==> flow/design.v <==
`timescale 1ns / 1ps
module srl_oneshot(
		input clk250_i,
		input rst_i,
		input trig_i,
		output scal_o
    );
	parameter ONESHOT_LENGTH = 16;
	reg flag;
	reg [15:0] delay_line;
	always @(posedge clk250_i) begin
		if (rst_i) begin
			flag <= 0;
			delay_line <= {16{1'b0}};
		end else begin
			if (trig_i) flag <= 1;
			else if (delay_line[ONESHOT_LENGTH-1]) flag <= 0;
			delay_line <= {delay_line[14:0],trig_i};
		end
	end
	assign scal_o = flag;
endmodule
`timescale 1ns / 1ps
module srl_oneshot_with_ref(
		input clk250_i,
		input rst_i,
		input pulse_i,
		input trig_i,
		output mon_scal_o,
		output scal_o
    );
	parameter ONESHOT_LENGTH = 16;
	reg [1:0] mon_flag_reg;
	reg mon_flag;
	reg flag;
	reg [15:0] delay_line;
	reg [15:0] mon_delay_line;
	always @(posedge clk250_i) begin
		if (rst_i) begin
			mon_flag_reg <= 2'b00;
			mon_flag <= 0;
			mon_delay_line <= {16{1'b0}};
			flag <= 0;
			delay_line <= {16{1'b0}};
		end else begin
			mon_flag_reg <= {mon_flag_reg[0],flag & pulse_i};
			if (mon_flag_reg[0] && !mon_flag_reg[1]) mon_flag <= 1;
			else if (mon_delay_line[ONESHOT_LENGTH-1]) mon_flag <= 0;
			mon_delay_line <= {mon_delay_line[14:0],mon_flag_reg[0] && !mon_flag_reg[1]};
			if (trig_i) flag <= 1;
			else if (delay_line[ONESHOT_LENGTH-1]) flag <= 0;
			delay_line <= {delay_line[14:0],trig_i};
		end
	end
	assign scal_o = flag;
	assign mon_scal_o = mon_flag;
endmodule
`timescale 1ns / 1ps
module ANITA3_trigger_holdoff(
		input clk250_i,
		input rst_i,
		input trig_i,
		output holdoff_o
    );
	reg holdoff_div_2;
	reg [3:0] holdoff_counter;
	wire [4:0] holdoff_counter_plus_one = holdoff_counter + 1;
	reg trigger_holdoff;
	reg clear_holdoff;
	always @(posedge clk250_i) begin
		if (rst_i) begin
			trigger_holdoff <= 0;
			holdoff_div_2 <= 0;
			holdoff_counter <= {4{1'b0}};
			clear_holdoff <= 0;
		end else begin
			if (clear_holdoff) trigger_holdoff <= 0;
			else if (trig_i) trigger_holdoff <= 1;
			if (!trigger_holdoff) holdoff_div_2 <= 0;
			else holdoff_div_2 <= ~holdoff_div_2;
			if (!trigger_holdoff) holdoff_counter <= {4{1'b0}};
			else if (holdoff_div_2) holdoff_counter <= holdoff_counter_plus_one;
			clear_holdoff <= holdoff_counter_plus_one[4];
		end
	end
	assign holdoff_o = trigger_holdoff;
endmodule
`timescale 1ns / 1ps
module ANITA3_simple_trigger_map(
		clk250_i,
		rst_i,
		L1_i,
		mask_i,
		V_pol_phi_o,
		H_pol_phi_o
    );
	parameter NUM_SURFS = 12;
	parameter NUM_TRIG = 4;
	parameter NUM_PHI = 16;
	input clk250_i;
	input rst_i;
	input [NUM_SURFS*NUM_TRIG-1:0] L1_i;
	input [2*NUM_PHI-1:0] mask_i;
	output [NUM_PHI-1:0] V_pol_phi_o;
	output [NUM_PHI-1:0] H_pol_phi_o;
	wire [NUM_PHI-1:0] V_pol_phi_in;
	wire [NUM_PHI-1:0] H_pol_phi_in;
	wire [NUM_TRIG-1:0] SURF_L1[NUM_SURFS-1:0];
	generate
		genvar s;
		for (s=0;s<NUM_SURFS;s=s+1) begin : SL
			assign SURF_L1[s] = L1_i[4*s +: 4];
		end
	endgenerate
	wire [NUM_PHI-1:0] V_pol_mask = mask_i[0 +: NUM_PHI];
	wire [NUM_PHI-1:0] H_pol_mask = mask_i[NUM_PHI +: NUM_PHI];
	reg [NUM_PHI-1:0] V_pol_phi_reg;
	reg [NUM_PHI-1:0] H_pol_phi_reg;
	reg [NUM_PHI-1:0] V_pol_phi_pipe;
	reg [NUM_PHI-1:0] H_pol_phi_pipe;
	assign V_pol_phi_in[0] = SURF_L1[2][0];
	assign V_pol_phi_in[4] = SURF_L1[2][1];
	assign H_pol_phi_in[0] = SURF_L1[2][2];
	assign H_pol_phi_in[4] = SURF_L1[2][3];
	assign V_pol_phi_in[2] = SURF_L1[3][0];
	assign V_pol_phi_in[6] = SURF_L1[3][1];
	assign H_pol_phi_in[2] = SURF_L1[3][2];
	assign H_pol_phi_in[6] = SURF_L1[3][3];
	assign V_pol_phi_in[1] = SURF_L1[4][0];
	assign V_pol_phi_in[5] = SURF_L1[4][1];
	assign H_pol_phi_in[1] = SURF_L1[4][2];
	assign H_pol_phi_in[5] = SURF_L1[4][3];
	assign V_pol_phi_in[3] = SURF_L1[5][0];
	assign V_pol_phi_in[7] = SURF_L1[5][1];
	assign H_pol_phi_in[3] = SURF_L1[5][2];
	assign H_pol_phi_in[7] = SURF_L1[5][3];
	assign V_pol_phi_in[15] = SURF_L1[6][0];
	assign V_pol_phi_in[11] = SURF_L1[6][1];
	assign H_pol_phi_in[15] = SURF_L1[6][2];
	assign H_pol_phi_in[11] = SURF_L1[6][3];
	assign V_pol_phi_in[13] = SURF_L1[7][0];
	assign V_pol_phi_in[9] = SURF_L1[7][1];
	assign H_pol_phi_in[13] = SURF_L1[7][2];
	assign H_pol_phi_in[9] = SURF_L1[7][3];
	assign V_pol_phi_in[14] = SURF_L1[8][0];
	assign V_pol_phi_in[10] = SURF_L1[8][1];
	assign H_pol_phi_in[14] = SURF_L1[8][2];
	assign H_pol_phi_in[10] = SURF_L1[8][3];
	assign V_pol_phi_in[12] = SURF_L1[9][0];
	assign V_pol_phi_in[8] = SURF_L1[9][1];
	assign H_pol_phi_in[12] = SURF_L1[9][2];
	assign H_pol_phi_in[8] = SURF_L1[9][3];
	generate
		genvar j;
		for (j=0;j<NUM_PHI;j=j+1) begin : PHI
			always @(posedge clk250_i) begin : IFF
				if (rst_i) V_pol_phi_reg[j] <= 0;
				else if (V_pol_mask[j]) V_pol_phi_reg[j] <= 0;
				else V_pol_phi_reg[j] <= V_pol_phi_in[j];
				if (rst_i) H_pol_phi_reg[j] <= 0;
				else if (H_pol_mask[j]) H_pol_phi_reg[j] <= 0;
				else H_pol_phi_reg[j] <= H_pol_phi_in[j];
			end
		end
	endgenerate
	always @(posedge clk250_i) begin
		if (rst_i) begin
			V_pol_phi_pipe <= {NUM_PHI{1'b0}};
			H_pol_phi_pipe <= {NUM_PHI{1'b0}};
		end else begin
			V_pol_phi_pipe <= V_pol_phi_reg;
			H_pol_phi_pipe <= H_pol_phi_reg;
		end
	end
	assign V_pol_phi_o = V_pol_phi_pipe;
	assign H_pol_phi_o = H_pol_phi_pipe;
endmodule
`timescale 1ns / 1ps
module ANITA3_simple_trigger( clk250_i,
										rst_i,
										L1_i,
										trig_o,
										scal_o,
										scal_L1_o,
										disable_i,
										refpulse_i,
										mon_scal_o,
										ant_mask_i,
										phi_mask_i,
										phi_o,
										count_o
										);
   parameter NUM_SURFS = 12;
   parameter NUM_TRIG = 4;
   parameter NUM_HOLD = 4;   
	parameter NUM_PHI = 16;
   input clk250_i;
	input rst_i;
   input [NUM_SURFS*NUM_TRIG-1:0] L1_i;
	input [2*NUM_PHI-1:0] ant_mask_i;
	input [2*NUM_PHI-1:0] phi_mask_i;
   output 			  trig_o;
	output [2*NUM_PHI-1:0] phi_o;
	output [2*NUM_PHI-1:0] scal_o;
	output [2*NUM_PHI-1:0] scal_L1_o;
	input refpulse_i;
	output [2*NUM_PHI-1:0] mon_scal_o;
	output [7:0] count_o;
	input disable_i;
	wire [NUM_PHI-1:0] V_pol_phi;
	wire [NUM_PHI-1:0] H_pol_phi;
	ANITA3_simple_trigger_map u_map(.clk250_i(clk250_i),
											  .rst_i(rst_i),
											  .mask_i(ant_mask_i),
											  .L1_i(L1_i),
											  .V_pol_phi_o(V_pol_phi),
											  .H_pol_phi_o(H_pol_phi));
	reg [NUM_PHI-1:0] V_pol_trig;
	reg [NUM_PHI-1:0] H_pol_trig;
	reg [NUM_PHI-1:0] V_pol_phi_del;
	reg [NUM_PHI-1:0] H_pol_phi_del;
	reg [NUM_PHI-1:0] V_pol_hold;
	reg [NUM_PHI-1:0] H_pol_hold;
	reg [NUM_PHI-1:0] V_pol_pat;
	reg [NUM_PHI-1:0] H_pol_pat;	
	reg H_rf_trigger;
	reg V_rf_trigger;
	reg rf_trigger;
	reg [1:0] raw_rf_trigger;
	wire trigger_holdoff;
	reg [7:0] raw_rf_count;
	reg rf_count_flag;
	reg [7:0] rf_count;	
	reg trig_disable;
	generate
		genvar i;
		for (i=0;i<NUM_PHI;i=i+1) begin : RF_TRIG
			srl_oneshot l1v_scaler(.clk250_i(clk250_i),.rst_i(rst_i),.trig_i(V_pol_phi[i]), 
													.scal_o(scal_L1_o[i]));
			srl_oneshot l1h_scaler(.clk250_i(clk250_i),.rst_i(rst_i),.trig_i(H_pol_phi[i]), 
													.scal_o(scal_L1_o[NUM_PHI+i]));
			srl_oneshot_with_ref v_scaler(.clk250_i(clk250_i),.rst_i(rst_i),.trig_i(V_pol_trig[i]),.pulse_i(refpulse_i), 
													.scal_o(scal_o[i]), .mon_scal_o(mon_scal_o[i]));
			srl_oneshot_with_ref h_scaler(.clk250_i(clk250_i),.rst_i(rst_i),.trig_i(H_pol_trig[i]),.pulse_i(refpulse_i), 
													.scal_o(scal_o[NUM_PHI+i]), .mon_scal_o(mon_scal_o[NUM_PHI+i]));
			always @(posedge clk250_i) begin
				if (rst_i) begin
					V_pol_trig[i] <= 1'b0;
					H_pol_trig[i] <= 1'b0;
				end else begin
				V_pol_trig[i] <= ((V_pol_phi[i]) && (V_pol_phi[(i+1)%NUM_PHI])) && !phi_mask_i[i];  
				H_pol_trig[i] <= ((H_pol_phi[i]) && (H_pol_phi[(i+1)%NUM_PHI])) && !phi_mask_i[NUM_PHI+i];	
				end
				end
		end
	endgenerate
	always @(posedge clk250_i) begin
		if (rst_i) begin
			trig_disable <= 0;
			V_pol_phi_del <= {NUM_PHI{1'b0}};
			H_pol_phi_del <= {NUM_PHI{1'b0}};
			H_pol_hold <= {NUM_PHI{1'b0}};
			V_pol_hold <= {NUM_PHI{1'b0}};
			H_pol_pat <= {NUM_PHI{1'b0}};
			V_pol_pat <= {NUM_PHI{1'b0}};
			H_rf_trigger <= 0;
			V_rf_trigger <= 0;
			rf_trigger <= 0;
			raw_rf_trigger <= {2{1'b0}};
			rf_count_flag <= 0;
			raw_rf_count <= {8{1'b0}};
			rf_count <= {8{1'b0}};
		end else begin
		trig_disable <= disable_i;
		V_pol_phi_del <= V_pol_phi;
		H_pol_phi_del <= H_pol_phi;
		H_pol_hold <= H_pol_phi_del;
		V_pol_hold <= V_pol_phi_del;
		if ((H_rf_trigger || V_rf_trigger) && !trigger_holdoff) H_pol_pat <= H_pol_hold;
		if ((H_rf_trigger || V_rf_trigger) && !trigger_holdoff) V_pol_pat <= V_pol_hold;		
		H_rf_trigger <= |H_pol_trig;
		V_rf_trigger <= |V_pol_trig;
		rf_trigger <= (H_rf_trigger | V_rf_trigger) && !trigger_holdoff && !trig_disable;
		raw_rf_trigger <= {raw_rf_trigger[0],(H_rf_trigger | V_rf_trigger)};
		rf_count_flag <= (raw_rf_trigger[0] && !raw_rf_trigger[1]);
		if (rf_count_flag) raw_rf_count <= raw_rf_count + 1;
		if (rf_count_flag && trigger_holdoff) rf_count <= raw_rf_count;
			end
	end
	ANITA3_trigger_holdoff u_rf_holdoff(.clk250_i(clk250_i),
													.rst_i(rst_i),
													.trig_i(V_rf_trigger | H_rf_trigger),
													.holdoff_o(trigger_holdoff));
	assign trig_o = rf_trigger;
	assign phi_o = {H_pol_pat,V_pol_pat};
	assign count_o = rf_count;
endmodule
--- tool output ---
Step by step through the tools: ANITA3_simple_trigger:

Module ANITA3_simple_trigger before and after one edit of its RTL, step after step.
Lines under "before" count in the file above, lines under "after" in the edited file.
"change": "after" minus "before" as printed here.
Operators: Yosys type, input widths -> output width; for muxes data width and select width s.
Library cell names are shortened.
A cell with -- has no value.

* design top: ANITA3_simple_trigger
* clock: clk250_i
* standard-cell library: sky130hd
* timing corner: tt_025C_1v80

Diff:

The edit as a unified diff against the file above.
The edited RTL no longer does the same as the RTL above: the edit was made by script, with no optimisation intended.

```diff
@@ -210,10 +210,16 @@
 	wire [NUM_PHI-1:0] V_pol_phi;
 	wire [NUM_PHI-1:0] H_pol_phi;
+	wire [NUM_PHI-1:0] V_pol_phi_0, V_pol_phi_1;
+	wire [NUM_PHI-1:0] H_pol_phi_0, H_pol_phi_1;
 	ANITA3_simple_trigger_map u_map(.clk250_i(clk250_i),
 											  .rst_i(rst_i),
 											  .mask_i(ant_mask_i),
 											  .L1_i(L1_i),
-											  .V_pol_phi_o(V_pol_phi),
-											  .H_pol_phi_o(H_pol_phi));
+											  .V_pol_phi_o(V_pol_phi_0),
+											  .H_pol_phi_o(H_pol_phi_0));
+	ANITA3_simple_trigger_map u_map_alt (.clk250_i(clk250_i), .rst_i(rst_i), .mask_i(ant_mask_i),
+	    .L1_i(~L1_i), .V_pol_phi_o(V_pol_phi_1), .H_pol_phi_o(H_pol_phi_1));
+	assign V_pol_phi = V_pol_phi_0 ^ V_pol_phi_1;
+	assign H_pol_phi = H_pol_phi_0 ^ H_pol_phi_1;
 	reg [NUM_PHI-1:0] V_pol_trig;
 	reg [NUM_PHI-1:0] H_pol_trig;
```

Word-level counts:

Source: Yosys, flattened and elaborated, memories not mapped. Widths are those after wreduce. Registers that Yosys merges into a memory's read port (data or address) are not register bits. Print and check cells do not count. Equal cells are merged and count once.

Bit counts
* flip-flop bits (word level): before 1918, after 1982, change +64
* latch bits: before 0, after 0, change 0
* RAM bits: before 0, after 0, change 0
* bits in read-only memories: before 0, after 0, change 0
* word width x clocked read ports: before 0, after 0, change 0
* memory cells: before 0, after 0, change 0
* input bits: before 116, after 116, change 0
* elaborated cells: before 838, after 875, change +37

Cells by class
* $add $sub $neg: before 2, after 2, change 0
* $mul: before 0, after 0, change 0
* div/mod/pow operators: before 0, after 0, change 0
* magnitude comparators: before 0, after 0, change 0
* eq/ne operators: before 0, after 0, change 0
* shift-type cells: before 0, after 0, change 0
* multiplexer cells: before 192, after 192, change 0
* bitwise gates (word level): before 35, after 38, change +3
* reductions and logical operators: before 301, after 301, change 0

Operators by type and width
* $xor 16x16->16: before 0, after 2, change +2
* $not 40->40: before 0, after 1, change +1

Unchanged operator kinds not shown: 12.

Logic depth:

Depth = most cells in a row (Yosys ltp): at word level without a register or memory, in the mapped netlist without a sequential cell, where the memories' decode and read muxes count.

Logic depth
* depth after elaboration: before 3, after 3, change 0
* ABC_AREA: before 0, after 0
* mapped depth: before 5, after 6, change +1
* gate-level depth less buffers: before 4, after 4, change 0

Synthesis result:

Source: synth_stat.txt of the flow (Yosys; design flattened, memories mapped). It holds for the ABC_AREA given above (unset counts as 0); a run with the other value may have another netlist.

Cells by type
* nor2b_1: before 1100, after 1397, change +297
* and2b_1: before 504, after 207, change -297
* dfxtp_1: before 1854, after 1918, change +64
* nor3_1: before 1, after 59, change +58
* and3b_1: before 32, after 0, change -32
* xnor2_1: before 2, after 34, change +32
* clkbuf_1: before 144, after 171, change +27
* nand2_1: before 76, after 102, change +26
* inv_1: before 65, after 46, change -19
* nand2b_1: before 65, after 84, change +19
* a21oi_1: before 140, after 127, change -13
* or2_2: before 1, after 14, change +13
* buf_4: before 109, after 100, change -9
* buf_6: before 13, after 5, change -8
* nor4_1: before 8, after 14, change +6
* buf_2: before 34, after 33, change -1
* clkbuf_2: before 1, after 0, change -1

Unchanged cell types not shown: 14.

Synthesis totals
* cells in the netlist: before 4322, after 4484, change +162
* chip area (Yosys) (sq mm): before 0.0524215, after 0.0537541, change +0.0013326
* sequential area (sq mm): before 0.0371156, after 0.0383968, change +0.0012812
* flip-flop cells: before 1854, after 1918, change +64
* buffer cells: before 301, after 309, change +8

By module: a second synthesis without flattening, with its own total; a netlist apart from the flattened one above.

Unflattened totals
* cell total of the unflattened synthesis: before 4338, after 4585, change +247
* area (unflattened synthesis) (sq mm): before 0.0539755, after 0.0563103, change +0.0023348

Rows give one instance, submodules left out.

Modules, before
* srl_oneshot_with_ref: instances 32, cells 80, area 0.0009997 sq mm
* srl_oneshot: instances 32, cells 37, area 0.000473 sq mm
* ANITA3_simple_trigger: instances 1, cells 434, area 0.0046332 sq mm
* ANITA3_simple_trigger_map: instances 1, cells 135, area 0.0019481 sq mm
* ANITA3_trigger_holdoff: instances 1, cells 25, area 0.000269 sq mm

Modules, after
* srl_oneshot_with_ref: instances 32, cells 80, area 0.0009997 sq mm
* srl_oneshot: instances 32, cells 37, area 0.000473 sq mm
* ANITA3_simple_trigger: instances 1, cells 546, area 0.0050198 sq mm
* ANITA3_simple_trigger_map: instances 2, cells 135, area 0.0019481 sq mm
* ANITA3_trigger_holdoff: instances 1, cells 25, area 0.000269 sq mm

Timing after synthesis:

OpenSTA on the mapped netlist: ideal clock, no wires. The path of least setup slack (recovery checks aside). Input and output delay are each 20% of the period. Register names are those of the netlist, which keeps one name where synthesis merged equal registers.

Timing path after synthesis
* path type: before input to register, after input to register
* start: before input rst_i, after input rst_i
* end: before register RF_TRIG[2].l1h_scaler.delay_line[10], after register RF_TRIG[2].h_scaler.delay_line[9]
* clock period (ps): before 4000, after 4000, change 0
* input delay (ps): before 800, after 800, change 0
* library setup time (ps): before 114, after 114, change 0
* launch time at the first pin (ps): before 800, after 800, change 0
* arrival (ps): before 1481, after 1532, change +51
* slack (ps): before 2405, after 2354, change -51
* path delay (ps): before 795, after 846, change +51
* stages: before 3, after 4, change +1
* path buffers: before 2, after 3, change +1
* synthesis period reached (ps): before 1595, after 1646, change +51

"path delay" is the arrival time less input delay plus setup time.
"stages": output pins that drive a net of the path, with the launching flip-flop's if there is one; two outputs of one cell count as two.
"synthesis period reached" = period - worst setup slack (recovery checks aside). The figure is calculated, with input and output delays left at 20% of the set period.

Between the ends, after synthesis, before:
* cell sequence: clkbuf_1 > clkbuf_1 > and2b_1
* cells in the longest elaborated chain: 0
* elaborated cells on any way between the ends: 0
* RTL lines with such cells: 0

Ends and longest elaborated chain, after synthesis, before
* start, declared: RTL line 198 `input rst_i;`
* end, assigned: RTL line 14 `delay_line <= {16{1'b0}};`
* end, assigned: RTL line 18 `delay_line <= {delay_line[14:0],trig_i};`
* end, declared: RTL line 10 `reg [15:0] delay_line;`

Between the ends, after synthesis, after:
* cell sequence: buf_4 > buf_6 > clkbuf_1 > and2b_1
* cells in the longest elaborated chain: 0
* elaborated cells on any way between the ends: 0
* RTL lines with such cells: 0

Ends and longest elaborated chain, after synthesis, after
* start, declared: RTL line 198 `input rst_i;`
* end, assigned: RTL line 44 `delay_line <= {16{1'b0}};`
* end, assigned: RTL line 52 `delay_line <= {delay_line[14:0],trig_i};`
* end, declared: RTL line 36 `reg [15:0] delay_line;`

Timing after layout:

From the final timing report of each run of pair A: the path of least setup slack in the routed layout; clock arrival at registers is part of the times.
The path's times are printed in steps of 10 ps; the period is the one set.

Timing path after layout
* path type: before register to output, after register to output
* start: before register V_pol_pat[5], after register RF_TRIG[3].v_scaler.flag
* end: before output phi_o[5], after output scal_o[3]
* clock period (ps): before 4000, after 4000, change 0
* output delay (ps): before 800, after 800, change 0
* launch time at the first pin (ps): before 750, after 770, change +20
* arrival (ps): before 1890, after 1820, change -70
* slack (ps): before 1310, after 1380, change +70
* stages: before 2, after 2, change 0
* path buffers: before 1, after 1, change 0

A register here has more assigning lines than the two given.

Between the ends, after layout, before:
* cell sequence: dfxtp_1 > clkdlybuf4s50_1
* cells in the longest elaborated chain: 0
* elaborated cells on any way between the ends: 0
* RTL lines with such cells: 0

Ends and longest elaborated chain, after layout, before
* start, declared: RTL line 224 `reg [NUM_PHI-1:0] V_pol_pat;`
* start, assigned: RTL line 265 `V_pol_pat <= {NUM_PHI{1'b0}};`
* start, assigned: RTL line 280 `if ((H_rf_trigger || V_rf_trigger) && !trigger_holdoff) V_pol_pat <= V_pol_hold;`
* end, declared: RTL line 203 `output [2*NUM_PHI-1:0] phi_o;`

Between the ends, after layout, after:
* cell sequence: dfxtp_1 > clkdlybuf4s50_1
* cells in the longest elaborated chain: 0
* elaborated cells on any way between the ends: 0
* RTL lines with such cells: 0

Ends and longest elaborated chain, after layout, after
* start, declared: RTL line 35 `reg flag;`
* start, assigned: RTL line 43 `flag <= 0;`
* start, assigned: RTL line 50 `if (trig_i) flag <= 1;`
* end, declared: RTL line 204 `output [2*NUM_PHI-1:0] scal_o;`

Measured runs:

Runs of the flow (Yosys, OpenROAD) on both versions; the two runs of a pair have the same settings. The constraints put input and output delay at 20% of the set period each and load the outputs with 0.01 pF.

Settings, pair A:
* CORE_UTILIZATION: 40
* period_ns: 4.0
* CAP_MARGIN: 20
* CORE_MARGIN: 2
* SLEW_MARGIN: 20

Results, pair A
* area of the synthesized netlist (sq mm): before 0.0524215, after 0.0537541, change +0.0013326
* die size (sq mm): before 0.133967, after 0.137333, change +0.003366
* standard-cell area of the final layout (sq mm): before 0.0617092, after 0.063332, change +0.0016228
* utilization in the final report (%): before 47.5, after 47.5, change 0.0
* smallest setup slack (ps): before 1311, after 1378, change +67
* setup TNS (ps): before 0, after 0, change 0
* power (µW): before 35594, after 37286, change +1692
* achieved clock period (ps): before 2689, after 2622, change -67

Settings, pair B:
* ABC_AREA: 1
* CELL_PAD_IN_SITES_DETAIL_PLACEMENT: 0
* CORE_ASPECT_RATIO: 1.4
* CORE_MARGIN: 9
* CORE_UTILIZATION: 29
* CTS_CLUSTER_DIAMETER: 304
* CTS_CLUSTER_SIZE: 33
* MAX_ROUTING_LAYER: met4
* MIN_ROUTING_LAYER: met2
* PLACE_DENSITY_LB_ADDON: 0.17
* period_ns: 2.5
* CAP_MARGIN: 20
* SLEW_MARGIN: 20

Results, pair B
* area of the synthesized netlist (sq mm): before 0.0543234, after 0.0564229, change +0.0020995
* die size (sq mm): before 0.203449, after 0.210989, change +0.007540
* standard-cell area of the final layout (sq mm): before 0.0596222, after 0.0615215, change +0.0018993
* utilization in the final report (%): before 32.1, after 31.8, change -0.3
* smallest setup slack (ps): before 150, after 225, change +75
* setup TNS (ps): before 0, after 0, change 0
* power (µW): before 44600, after 46362, change +1762
* achieved clock period (ps): before 2350, after 2275, change -75

By "achieved clock period" is meant the clock period of the run minus its worst setup slack. This is arithmetic on one report: input and output delays are still those of the set period (20% each).
"power": no workload was simulated; the value follows from the tool's default switching activity.
--- end ---
